==> flow/design.v <==
module testpc(
	clock,   
	reset,   
	pc,   
	instruction,   
	mem_data,   
	mem_addr,   
	mem_wdata,   
	mwrite_enable,
	mread_enable,
	regwrite_enable,   
	write_addr,   
	reg_write_data   
	);
	input clock, reset;
	input [15:0] instruction, mem_data;
	output [15:0] pc, mem_addr, mem_wdata;
	output [15:0] reg_write_data;
	output mwrite_enable, mread_enable, regwrite_enable;
	output [2:0] write_addr;
	reg [15:0] pc, read_data1, read_data2, ext_imm_data, alu_result;
	reg [15:0] reg_write_data;
	reg [15:0] jump_addr, branch_addr;
	reg [15:0] mwrite_addr, mread_addr;
	reg [6:0] imm_data;
	reg [2:0] read_addr1, read_addr2, write_addr;
	reg [1:0] result_sel;
	reg regwrite_enable, func_sel, imm_sel, mwrite_enable;
	reg mread_enable, memtoreg_sel, jump_enable, branch_enable;
	reg [15:0] reg_table[0:7];
	reg [15:0] c, temp;
	reg c1, c2, s1;
	wire [15:0] b1;
	wire [15:0] and_result, not_result;
	assign mem_addr = alu_result;
	assign mem_wdata = read_data2;
	always@(posedge clock or negedge reset)
	begin
		if(reset == 1'b0)
			pc <= 16'b0000000000000000;
		else if(branch_enable == 1'b1)
		begin
			if(alu_result == 0)
				pc <= pc + branch_addr;
			else
				pc <= pc + 16'b0000000000000001;
		end
		else if(jump_enable == 1'b1)
			pc <= 16'b0000000000000000 + jump_addr;
		else
			pc <= pc + 16'b0000000000000001;
	end
	always@(instruction)
	begin
		begin
			if(instruction[15:13] == 3'b001 && instruction[3:0] <= 4'b0010)   
			begin
				if(instruction[3:0] == 4'b0000)   
				begin
					read_addr1 = instruction[12:10]; 
					read_addr2 = instruction[9:7];  
					write_addr = instruction[6:4];  
					imm_data = 7'b0000000;
					mwrite_addr = 16'b0000000000000000;
					mread_addr = 16'b0000000000000000;
					jump_addr = 16'b0000000000000000;
					branch_addr = 16'b0000000000000000;
					regwrite_enable = 1'b1;
					func_sel = 1'b0;
					result_sel = 2'b00;
					imm_sel = 1'b0;
					mwrite_enable = 1'b0;
					mread_enable = 1'b0;
					memtoreg_sel = 1'b0;
					jump_enable = 1'b0;
					branch_enable = 1'b0;
				end
				else if(instruction[3:0] == 4'b0001)   
				begin
					read_addr1 = instruction[12:10];  
					read_addr2 = instruction[9:7];  
					write_addr = instruction[6:4];  
					imm_data = 7'b0000000;
					mwrite_addr = 16'b0000000000000000;
					mread_addr = 16'b0000000000000000;
					jump_addr = 16'b0000000000000000;
					branch_addr = 16'b0000000000000000;
					regwrite_enable = 1'b1;
					func_sel = 1'b0;
					result_sel = 2'b10;
					imm_sel = 1'b0;
					mwrite_enable = 1'b0;
					mread_enable = 1'b0;
					memtoreg_sel = 1'b0;
					jump_enable = 1'b0;
					branch_enable =	1'b0;		
				end
				else   
				begin
					read_addr1 = instruction[12:10];  
					read_addr2 = instruction[9:7];  
					write_addr = instruction[6:4];  
					imm_data = 7'b0000000;
					mwrite_addr = 16'b0000000000000000;
					mread_addr = 16'b0000000000000000;
					jump_addr = 16'b0000000000000000;
					branch_addr = 16'b0000000000000000;
					regwrite_enable = 1'b1;
					func_sel = 1'b0;
					result_sel = 2'b11;
					imm_sel = 1'b0;
					mwrite_enable = 1'b0;
					mread_enable = 1'b0;
					memtoreg_sel = 1'b0;
					jump_enable = 1'b0;
					branch_enable =	1'b0;		
				end
			end
			else if(instruction[15:13] == 3'b011)   
			begin
				read_addr1 = instruction[12:10];  
				read_addr2 = 3'b000; 
				write_addr = instruction[9:7];  
				imm_data = instruction[6:0];  
				mwrite_addr = 16'b0000000000000000;
				mread_addr = 16'b0000000000000000;
				jump_addr = 16'b0000000000000000;
				branch_addr = 16'b0000000000000000;
				regwrite_enable = 1'b1;
				func_sel = 1'b0;
				result_sel = 2'b00;
				imm_sel = 1'b1;
				mwrite_enable = 1'b0;
				mread_enable = 1'b0;
				memtoreg_sel = 1'b0;
				jump_enable = 1'b0;
				branch_enable =	1'b0;	
			end
			else if(instruction[15:13] == 3'b100)   
			begin
				read_addr1 = instruction[12:10]; 
				read_addr2 = 3'b000;  
				write_addr = instruction[9:7]; 
				imm_data = instruction[6:0];  
				mwrite_addr = 16'b0000000000000000;
				mread_addr = instruction[12:10];
				jump_addr = 16'b0000000000000000;
				branch_addr = 16'b0000000000000000;
				regwrite_enable = 1'b1;
				func_sel = 1'b0;
				result_sel = 2'b00;
				imm_sel = 1'b1;
				mwrite_enable = 1'b0;
				mread_enable = 1'b1;
				memtoreg_sel = 1'b1;
				jump_enable = 1'b0;
				branch_enable =	1'b0;	
			end
			else if(instruction[15:13] == 3'b101)   
			begin
				read_addr1 = instruction[12:10]; 
				read_addr2 = instruction[9:7];
				write_addr = 3'b000;
				imm_data = instruction[6:0]; 
				mwrite_addr = instruction[9:7]; 
				mread_addr = 16'b0000000000000000;
				jump_addr = 16'b0000000000000000;
				branch_addr = 16'b0000000000000000;
				regwrite_enable = 1'b0;
				func_sel = 1'b0;
				result_sel = 2'b00;
				imm_sel = 1'b1;
				mwrite_enable = 1'b1;
				mread_enable = 1'b0;
				memtoreg_sel = 1'b0;
				jump_enable = 1'b0;
				branch_enable =	1'b0;	
			end
			else if(instruction[15:13] == 3'b110)   
			begin
				read_addr1 = instruction[12:10]; 
				read_addr2 = instruction[9:7]; 
				write_addr = 3'b000;
				imm_data = instruction[6:0]; 
				mwrite_addr = 16'b0000000000000000;
				mread_addr = 16'b0000000000000000;
				jump_addr = 16'b0000000000000000;
				branch_addr = instruction[6:0];
				regwrite_enable = 1'b0;
				func_sel = 1'b1;
				result_sel = 2'b00;
				imm_sel = 1'b0;
				mwrite_enable = 1'b0;
				mread_enable = 1'b0;
				memtoreg_sel = 1'b0;
				jump_enable = 1'b0;
				branch_enable =	1'b1;	
			end
			else if(instruction[15:13] == 3'b111)   
			begin
				read_addr1 = 3'b000;
				read_addr2 = 3'b000; 
				write_addr = 3'b000;
				imm_data = 7'b0000000;
				mwrite_addr = 16'b0000000000000000;
				mread_addr = 16'b0000000000000000;
				jump_addr = instruction[12:0];   
				branch_addr = 16'b0000000000000000;
				regwrite_enable = 1'b0;
				func_sel = 1'b0;
				result_sel = 2'b00;
				imm_sel = 1'b0;
				mwrite_enable = 1'b0;
				mread_enable = 1'b0;
				memtoreg_sel = 1'b0;
				jump_enable = 1'b1;
				branch_enable = 1'b0;	
			end
			else   
			begin
				read_addr1 = 3'b000;
				read_addr2 = 3'b000;
				write_addr = 3'b000;
				imm_data = 7'b0000000;
				mwrite_addr = 16'b0000000000000000;
				mread_addr = 16'b0000000000000000;
				jump_addr = 16'b0000000000000000;
				branch_addr = 16'b0000000000000000;
				regwrite_enable = 1'b0;
				func_sel = 1'b0;
				result_sel = 2'b00;
				imm_sel = 1'b0;
				mwrite_enable = 1'b0;
				mread_enable = 1'b0;
				memtoreg_sel = 1'b0;
				jump_enable = 1'b0;
				branch_enable =	1'b0;	
			end
		end
	end
	always@(alu_result, mem_data, memtoreg_sel)
	begin
		if(memtoreg_sel == 1'b1)
			reg_write_data = mem_data;
		else
			reg_write_data = alu_result;
	end
	always@(posedge clock or negedge reset)
	begin
		if(reset == 1'b0)   
		begin
			reg_table[0] <= 16'b0000000000000000;
			reg_table[1] <= 16'b0000000000000000;
			reg_table[2] <= 16'b0000000000000000;
			reg_table[3] <= 16'b0000000000000000;
			reg_table[4] <= 16'b0000000000000000;
			reg_table[5] <= 16'b0000000000000000;
			reg_table[6] <= 16'b0000000000000000;
			reg_table[7] <= 16'b0000000000000000;
		end
		else if(regwrite_enable == 1'b1)
			reg_table[write_addr] <= reg_write_data;
	end
	always@(*)
	begin
		read_data1 = reg_table[read_addr1];
		read_data2 = reg_table[read_addr2];
	end
	reg [15:0] mux_data;
	reg [15:0] adder_result;	
	always@(imm_data)
	begin
		if(imm_data[6] == 1'b1)
			ext_imm_data = 16'b1111111110000000 + imm_data;
		else
			ext_imm_data = 16'b0000000000000000 + imm_data;
	end
	always@(read_data2, ext_imm_data, imm_sel)
	begin
		if(imm_sel == 1'b0)
			mux_data = read_data2;
		else
			mux_data = ext_imm_data;
	end
	always@(mux_data, b1, func_sel)
	case(func_sel)
		1'b0 : temp = mux_data;
		1'b1 : temp = ~mux_data + 1;
	endcase
	assign b1 = temp;
	always@(*)
	begin
	adder_result[0] = read_data1[0] ^ b1[0];
	c[0] = read_data1[0] & b1[0];	
	s1 = b1[1] ^ c[0];
	c1 = b1[1] & c[0];
	adder_result[1] = read_data1[1] ^ s1;
	c2 = read_data1[1] & s1;
	c[1] = c1 | c2;
	s1 = b1[2] ^ c[1];
	c1 = b1[2] & c[1];
	adder_result[2] = read_data1[2] ^ s1;
	c2 = read_data1[2] & s1;
	c[2] = c1 | c2;	
	s1 = b1[3] ^ c[2];
	c1 = b1[3] & c[2];
	adder_result[3] = read_data1[3] ^ s1;
	c2 = read_data1[3] & s1;
	c[3] = c1 | c2;
	s1 = b1[4] ^ c[3];
	c1 = b1[4] & c[3];
	adder_result[4] = read_data1[4] ^ s1;
	c2 = read_data1[4] & s1;
	c[4] = c1 | c2;
	s1 = b1[5] ^ c[4];
	c1 = b1[5] & c[4];
	adder_result[5] = read_data1[5] ^ s1;
	c2 = read_data1[5] & s1;
	c[5] = c1 | c2;
	s1 = b1[6] ^ c[5];
	c1 = b1[6] & c[5];
	adder_result[6] = read_data1[6] ^ s1;
	c2 = read_data1[6] & s1;
	c[6] = c1 | c2;
	s1 = b1[7] ^ c[6];
	c1 = b1[7] & c[6];
	adder_result[7] = read_data1[7] ^ s1;
	c2 = read_data1[7] & s1;
	c[7] = c1 | c2;
	s1 = b1[8] ^ c[7];
	c1 = b1[8] & c[7];
	adder_result[8] = read_data1[8] ^ s1;
	c2 = read_data1[8] & s1;
	c[8] = c1 | c2;
	s1 = b1[9] ^ c[8];
	c1 = b1[9] & c[8];
	adder_result[9] = read_data1[9] ^ s1;
	c2 = read_data1[9] & s1;
	c[9] = c1 | c2;
	s1 = b1[10] ^ c[9];
	c1 = b1[10] & c[9];
	adder_result[10] = read_data1[10] ^ s1;
	c2 = read_data1[10] & s1;
	c[10] = c1 | c2;
	s1 = b1[11] ^ c[10];
	c1 = b1[11] & c[10];
	adder_result[11] = read_data1[11] ^ s1;
	c2 = read_data1[11] & s1;
	c[11] = c1 | c2;
	s1 = b1[12] ^ c[11];
	c1 = b1[12] & c[11];
	adder_result[12] = read_data1[12] ^ s1;
	c2 = read_data1[12] & s1;
	c[12] = c1 | c2;
	s1 = b1[13] ^ c[12];
	c1 = b1[13] & c[12];
	adder_result[13] = read_data1[13] ^ s1;
	c2 = read_data1[13] & s1;
	c[13] = c1 | c2;
	s1 = b1[14] ^ c[13];
	c1 = b1[14] & c[13];
	adder_result[14] = read_data1[14] ^ s1;
	c2 = read_data1[14] & s1;
	c[14] = c1 | c2;
	s1 = b1[15] ^ c[14];
	c1 = b1[15] & c[14];
	adder_result[15] = read_data1[15] ^ s1;
	c2 = read_data1[15] & s1;
	c[15] = c1 | c2;
	end
	assign and_result = read_data1 & mux_data;
	assign not_result = ~read_data1 + mux_data;
	always@(adder_result, and_result, not_result, result_sel)
	case(result_sel)
		2'b00 : alu_result = adder_result;
		2'b01 : 
		begin
			if(adder_result >= 0)
				alu_result = 8'b00000000;
			else
				alu_result = 8'b00000001;
		end
		2'b10 : alu_result = and_result;
		2'b11 : alu_result = not_result;
	endcase
endmodule
## From RTL to reports: testpc

The steps from the RTL of testpc to its reports follow in flow order.
Line numbers count from 1 in the design file above.
Cell names lack the library's common part.
A cell with - has no value.

| design | value |
|---|---|
| top module | testpc |
| clock port | clock |
| standard-cell library | sky130hd |
| corner | tt_025C_1v80 |

## Word-level counts

Yosys after proc, flatten, opt, wreduce and memory -nomap, before mapping. Print and check cells are not counted.

| cells by class | value |
|---|---|
| add/sub/neg operators | 5 |
| $lt $le $gt $ge | 2 |
| equal/unequal tests | 31 |
| mux-type cells | 66 |
| bitwise gates (word level) | 78 |
| reduce/logical cells | 15 |

Operators by type and width:

| cell | count |
|---|---|
| case mux 16 bit (select 8 bit) | 2 |
| 2-to-1 mux 16 bit | 6 |
| 2-to-1 mux 13 bit | 6 |
| 2-to-1 mux 7 bit | 10 |
| case mux 16 bit (select 4 bit) | 1 |
| == test 3 bit (second input constant) | 16 |
| 2-to-1 mux 3 bit | 13 |
| adder 16 x 1 -> 16 bit (second input constant) | 2 |
| adder 16 bit | 2 |
| inverter 16 bit | 2 |
| case mux 16 bit (select 2 bit) | 1 |
| XOR 1 bit | 31 |
| bitwise AND 1 bit | 29 |
| 2-to-1 mux 1 bit | 25 |
| == test 3 x 2 -> 1 bit (second input constant) | 7 |
| >= comparator 16 x 1 -> 1 bit (second input constant) | 1 |
| bitwise AND 16 bit | 1 |
| adder 16 x 7 -> 16 bit (first input constant) | 1 |
| logical NOT 16 bit | 1 |
| AND reduction 2 bit | 8 |
| OR 1 bit | 14 |
| == test 3 x 1 -> 1 bit (second input constant) | 4 |
| logical NOT 3 bit | 3 |
| == test 2 bit (second input constant) | 2 |
| == test 4 x 1 -> 1 bit (second input constant) | 1 |
| less-or-equal comparator 4 x 2 -> 1 bit (second input constant) | 1 |
| logical NOT 4 bit | 1 |
| 2-to-1 mux 2 bit | 2 |

Other operator kinds: 4; their cells: 4.

| bit counts | value |
|---|---|
| register bits after elaboration | 144 |

## Logic depth

Depth = most cells in a row (Yosys ltp): at word level without a register or memory, in the mapped netlist without a sequential cell, where the memories' decode and read muxes count.

| depth | value |
|---|---|
| word-level depth | 63 |
| ABC_AREA | 0 |
| mapped depth | 36 |
| depth with buffers taken out | 32 |

## After synthesis

The flow's flattened synthesis, as Yosys stat reports it; memories are mapped. The netlist is that of the ABC_AREA named above (0 if unset); the other value can give another one.

| mapped netlist | value |
|---|---|
| cells in the netlist | 1287 |
| cell area after synthesis | 10948.0 µm² |
| area of sequential cells | 3603.5 µm² |
| flip-flop cells | 144 |
| buffers | 79 |

Cells by type:

| type | count | area in all (µm²) |
|---|---|---|
| dfrtp_1 | 144 | 3.6E+03 |
| mux2_2 | 59 | 664.387 |
| o21ai_0 | 108 | 540.518 |
| nand2_1 | 143 | 536.765 |
| ha_1 | 40 | 500.48 |
| a21oi_1 | 93 | 465.446 |
| nor2_1 | 119 | 446.678 |
| mux2i_1 | 35 | 350.336 |
| fa_1 | 16 | 320.307 |
| a22oi_1 | 34 | 255.245 |
| inv_1 | 68 | 255.245 |
| clkbuf_1 | 64 | 240.23 |
| xnor2_1 | 21 | 183.926 |
| a2111o_1 | 13 | 146.39 |
| a221oi_1 | 16 | 140.134 |
| a22o_1 | 16 | 140.134 |
| and2_1 | 21 | 131.376 |
| xor2_1 | 15 | 131.376 |

Other cell types: 52; their cells: 262.

## Timing after synthesis

OpenSTA on the mapped netlist: ideal clock, no wires. The path of least setup slack (recovery checks aside). Input and output delay are each 20% of the period. Register names are those of the netlist, which keeps one name where synthesis merged equal registers.

| timing post-synthesis | value |
|---|---|
| path kind | in2out |
| start point | input instruction[9] |
| end point | output reg_write_data[15] |
| clock period | 16.0 ns |
| output delay | 3.200 ns |
| arrival time | 12.106 ns |
| slack | 0.694 ns |
| delay of the path | 8.906 ns |
| stages | 33 |
| path buffers | 3 |
| synthesis period reached | 15.306 ns |

"delay of the path" = arrival - input delay + setup time.
At an output port there is no setup time.
"stages": output pins that drive a net of the path, with the launching flip-flop's if there is one; two outputs of one cell count as two.
"synthesis period reached" is the clock period less the worst setup slack; recovery checks do not enter. This is arithmetic on one report: input and output delays are still those of the set period (20% each).

| on the way, post-synthesis | value |
|---|---|
| cell sequence | clkbuf_1 buf_1 clkbuf_1 a21oi_1 a211o_1 a31oi_1 nand2_1 nand2_1 inv_1 ha_1 mux2i_1 fa_1 fa_1 fa_1 inv_1 fa_1 fa_1 fa_1 fa_1 fa_1 fa_1 fa_1 fa_1 fa_1 fa_1 fa_1 xor2_1 xor2_1 nor2_1 mux2i_1 and2_1 mux2i_1 inv_1 |

Ends and longest elaborated chain, post-synthesis:

| what | RTL line | source |
|---|---|---|
| from (decl) | 16 | `input [15:0] instruction, mem_data;` |
| to (decl) | 18 | `output [15:0] reg_write_data;` |

Chain of elaborated cells between the ends: none given.
Some nets on the timed path still bear RTL names; the line given drives or declares the net.

Named nets, post-synthesis:

| signal | RTL line | source |
|---|---|---|
| mem_wdata[1] | 267 | `read_data2 = reg_table[read_addr2];` |
| mem_addr[15] | 374 | `case(result_sel)` |

## Timing after layout

Path of least setup slack in the final report of run 1 (OpenROAD, finished layout, wires in). Where an end is a register, its clock arrival counts in the times.

| timing post-layout | value |
|---|---|
| path kind | in2out |
| start point | input instruction[14] |
| end point | output reg_write_data[15] |
| clock period | 16.0 ns |
| output delay | 3.20 ns |
| arrival time | 13.04 ns |
| slack | -0.24 ns |
| stages | 35 |
| path buffers | 4 |

The rows between start and end are the longest chain of elaborated cells between them; the timing report does not say that the signal goes this way. Where chains are equally long, one stands for them.
Each line given opens the expression or statement behind the cell; cells for indexed reads and writes are added by Yosys, which also makes memories of some case tables.

| on the way, post-layout | value |
|---|---|
| cell sequence | clkdlybuf4s50_1 or4b_1 buf_4 o2bb2ai_2 buf_4 a21oi_1 a31oi_1 nand2_1 nand2_1 inv_1 ha_1 mux2i_1 fa_1 fa_1 fa_1 inv_1 fa_1 fa_1 fa_1 fa_1 fa_1 fa_1 fa_1 fa_1 fa_1 fa_1 fa_1 xor2_1 xor2_1 nor2_1 mux2i_1 and2_1 mux2i_2 inv_1 clkdlybuf4s50_1 |
| cells in the longest elaborated chain | 59 |

Ends and longest elaborated chain, post-layout:

| what | RTL line | source |
|---|---|---|
| from (decl) | 16 | `input [15:0] instruction, mem_data;` |
| == test 3 bit | 179 | `else if(instruction[15:13] == 3'b110)` |
| 2-to-1 mux 7 bit | 179 |  |
| 2-to-1 mux 7 bit | 159 | `else if(instruction[15:13] == 3'b101)` |
| 2-to-1 mux 7 bit | 139 | `else if(instruction[15:13] == 3'b100)` |
| 2-to-1 mux 7 bit | 119 | `else if(instruction[15:13] == 3'b011)` |
| 2-to-1 mux 7 bit | 56 | `if(instruction[15:13] == 3'b001 && instruction[3:0] <= 4'b0010)` |
| adder 16 x 7 -> 16 bit | 274 | `ext_imm_data = 16'b1111111110000000 + imm_data;` |
| [... 45 more ...] | - |  |
| XOR 1 bit | 360 | `s1 = b1[14] ^ c[13];` |
| bitwise AND 1 bit | 363 | `c2 = read_data1[14] & s1;` |
| OR 1 bit | 364 | `c[14] = c1 \| c2;` |
| XOR 1 bit | 365 | `s1 = b1[15] ^ c[14];` |
| XOR 1 bit | 367 | `adder_result[15] = read_data1[15] ^ s1;` |
| case mux 16 bit (select 4 bit) | 374 | `case(result_sel)` |
| 2-to-1 mux 16 bit | 243 | `if(memtoreg_sel == 1'b1)` |
| to (decl) | 18 | `output [15:0] reg_write_data;` |

FLOW RESULTS
============

Design testpc on sky130hd. What follows are 4 stored runs of the flow, each under its own settings; their order means nothing. The constraints put input and output delay at 20% of the set period each and load the outputs with 0.01 pF.
"period achieved" means the clock period less the worst setup slack. The figure is calculated, with input and output delays left at 20% of the set period.
By "time used up by the worst setup path" is meant the share of the clock period that the worst setup path is allowed (20% is reserved at inputs, 20% at outputs), minus its slack. Clock arrival times at its registers enter into it.

## Run 1

==> flow/run.sh <==
#!/bin/bash
# the make line also repeats the synthesis and layout settings of config.mk as NAME=value (left out here)
make -C /OpenROAD-flow-scripts/flow DESIGN_CONFIG=/design/flow/config.mk WORK_HOME=/design/flow/orfs CLKGATE_MAP_FILE= finish
==> flow/config.mk <==
export PLATFORM = sky130hd
export DESIGN_NAME = testpc
export DESIGN_NICKNAME = testpc
export VERILOG_FILES = /design/flow/design.v
export SDC_FILE = /design/flow/constraint.sdc
export NUM_CORES = 4
export LEC_CHECK = 0
export CAP_MARGIN = 20
export CORE_ASPECT_RATIO = 0.54
export CORE_MARGIN = 2
export CORE_UTILIZATION = 40
export PLACE_DENSITY = 0.94
export SETUP_SLACK_MARGIN = -0.82
export SLEW_MARGIN = 20
==> flow/constraint.sdc <==
create_clock -name core_clock -period 16.0 [get_ports {clock}]
set_input_delay 3.2000 -clock core_clock [delete_from_list [all_inputs] [get_ports {clock}]]
set_output_delay 3.2000 -clock core_clock [all_outputs]
set_load 0.01 [all_outputs]

| result of run 1 | value |
|---|---|
| synthesized cell area | 10948.0 µm² |
| die outline area | 28772.5 µm² |
| utilization after layout | 49.4 % |
| worst slack on setup checks | -0.238 ns |
| worst hold slack in the final report | 0.513 ns |
| period achieved | 16.238 ns |
| time used up by the worst setup path | 9.84 ns |
| critical path kind | in2out |

## Run 2

==> flow/run.sh <==
#!/bin/bash
# the make line also repeats the synthesis and layout settings of config.mk as NAME=value (left out here)
make -C /OpenROAD-flow-scripts/flow DESIGN_CONFIG=/design/flow/config.mk WORK_HOME=/design/flow/orfs CLKGATE_MAP_FILE= finish
==> flow/config.mk <==
export PLATFORM = sky130hd
export DESIGN_NAME = testpc
export DESIGN_NICKNAME = testpc
export VERILOG_FILES = /design/flow/design.v
export SDC_FILE = /design/flow/constraint.sdc
export NUM_CORES = 4
export LEC_CHECK = 0
export CAP_MARGIN = 30
export CORE_ASPECT_RATIO = 0.53
export CORE_MARGIN = 2
export CORE_UTILIZATION = 26
export GPL_TIMING_DRIVEN = 0
export HOLD_SLACK_MARGIN = -0.04
export SLEW_MARGIN = 20
export TNS_END_PERCENT = 40
==> flow/constraint.sdc <==
create_clock -name core_clock -period 16.0 [get_ports {clock}]
set_input_delay 3.2000 -clock core_clock [delete_from_list [all_inputs] [get_ports {clock}]]
set_output_delay 3.2000 -clock core_clock [all_outputs]
set_load 0.01 [all_outputs]

| result of run 2 | value |
|---|---|
| synthesized cell area | 10948.0 µm² |
| die outline area | 43848.8 µm² |
| utilization after layout | 33.3 % |
| worst slack on setup checks | 0.455 ns |
| worst hold slack in the final report | 0.510 ns |
| period achieved | 15.545 ns |
| time used up by the worst setup path | 9.14 ns |
| critical path kind | in2out |

## Run 3

==> flow/run.sh <==
#!/bin/bash
# the make line also repeats the synthesis and layout settings of config.mk as NAME=value (left out here)
make -C /OpenROAD-flow-scripts/flow DESIGN_CONFIG=/design/flow/config.mk WORK_HOME=/design/flow/orfs CLKGATE_MAP_FILE= finish
==> flow/config.mk <==
export PLATFORM = sky130hd
export DESIGN_NAME = testpc
export DESIGN_NICKNAME = testpc
export VERILOG_FILES = /design/flow/design.v
export SDC_FILE = /design/flow/constraint.sdc
export NUM_CORES = 4
export LEC_CHECK = 0
export CAP_MARGIN = 20
export CELL_PAD_IN_SITES_GLOBAL_PLACEMENT = 3
export CORE_MARGIN = 2
export CORE_UTILIZATION = 18
export MAX_ROUTING_LAYER = met5
export PLACE_DENSITY = 0.71
export SETUP_SLACK_MARGIN = 5.0
export SLEW_MARGIN = 20
==> flow/constraint.sdc <==
create_clock -name core_clock -period 21.7 [get_ports {clock}]
set_input_delay 4.3400 -clock core_clock [delete_from_list [all_inputs] [get_ports {clock}]]
set_output_delay 4.3400 -clock core_clock [all_outputs]
set_load 0.01 [all_outputs]

| result of run 3 | value |
|---|---|
| synthesized cell area | 10948.0 µm² |
| die outline area | 62810.4 µm² |
| utilization after layout | 23.4 % |
| worst slack on setup checks | 5.219 ns |
| worst hold slack in the final report | 0.511 ns |
| period achieved | 16.481 ns |
| time used up by the worst setup path | 7.80 ns |
| critical path kind | in2out |

## Run 4

==> flow/run.sh <==
#!/bin/bash
# the make line also repeats the synthesis and layout settings of config.mk as NAME=value (left out here)
make -C /OpenROAD-flow-scripts/flow DESIGN_CONFIG=/design/flow/config.mk WORK_HOME=/design/flow/orfs CLKGATE_MAP_FILE= finish
==> flow/config.mk <==
export PLATFORM = sky130hd
export DESIGN_NAME = testpc
export DESIGN_NICKNAME = testpc
export VERILOG_FILES = /design/flow/design.v
export SDC_FILE = /design/flow/constraint.sdc
export NUM_CORES = 4
export LEC_CHECK = 0
export CAP_MARGIN = 40
export CORE_ASPECT_RATIO = 0.53
export CORE_MARGIN = 2
export CORE_UTILIZATION = 40
export SLEW_MARGIN = 20
export TNS_END_PERCENT = 85
==> flow/constraint.sdc <==
create_clock -name core_clock -period 16.0 [get_ports {clock}]
set_input_delay 3.2000 -clock core_clock [delete_from_list [all_inputs] [get_ports {clock}]]
set_output_delay 3.2000 -clock core_clock [all_outputs]
set_load 0.01 [all_outputs]

| result of run 4 | value |
|---|---|
| synthesized cell area | 10948.0 µm² |
| die outline area | 28776.1 µm² |
| utilization after layout | 49.7 % |
| worst slack on setup checks | 0.553 ns |
| worst hold slack in the final report | 0.506 ns |
| period achieved | 15.447 ns |
| time used up by the worst setup path | 9.05 ns |
| critical path kind | in2out |
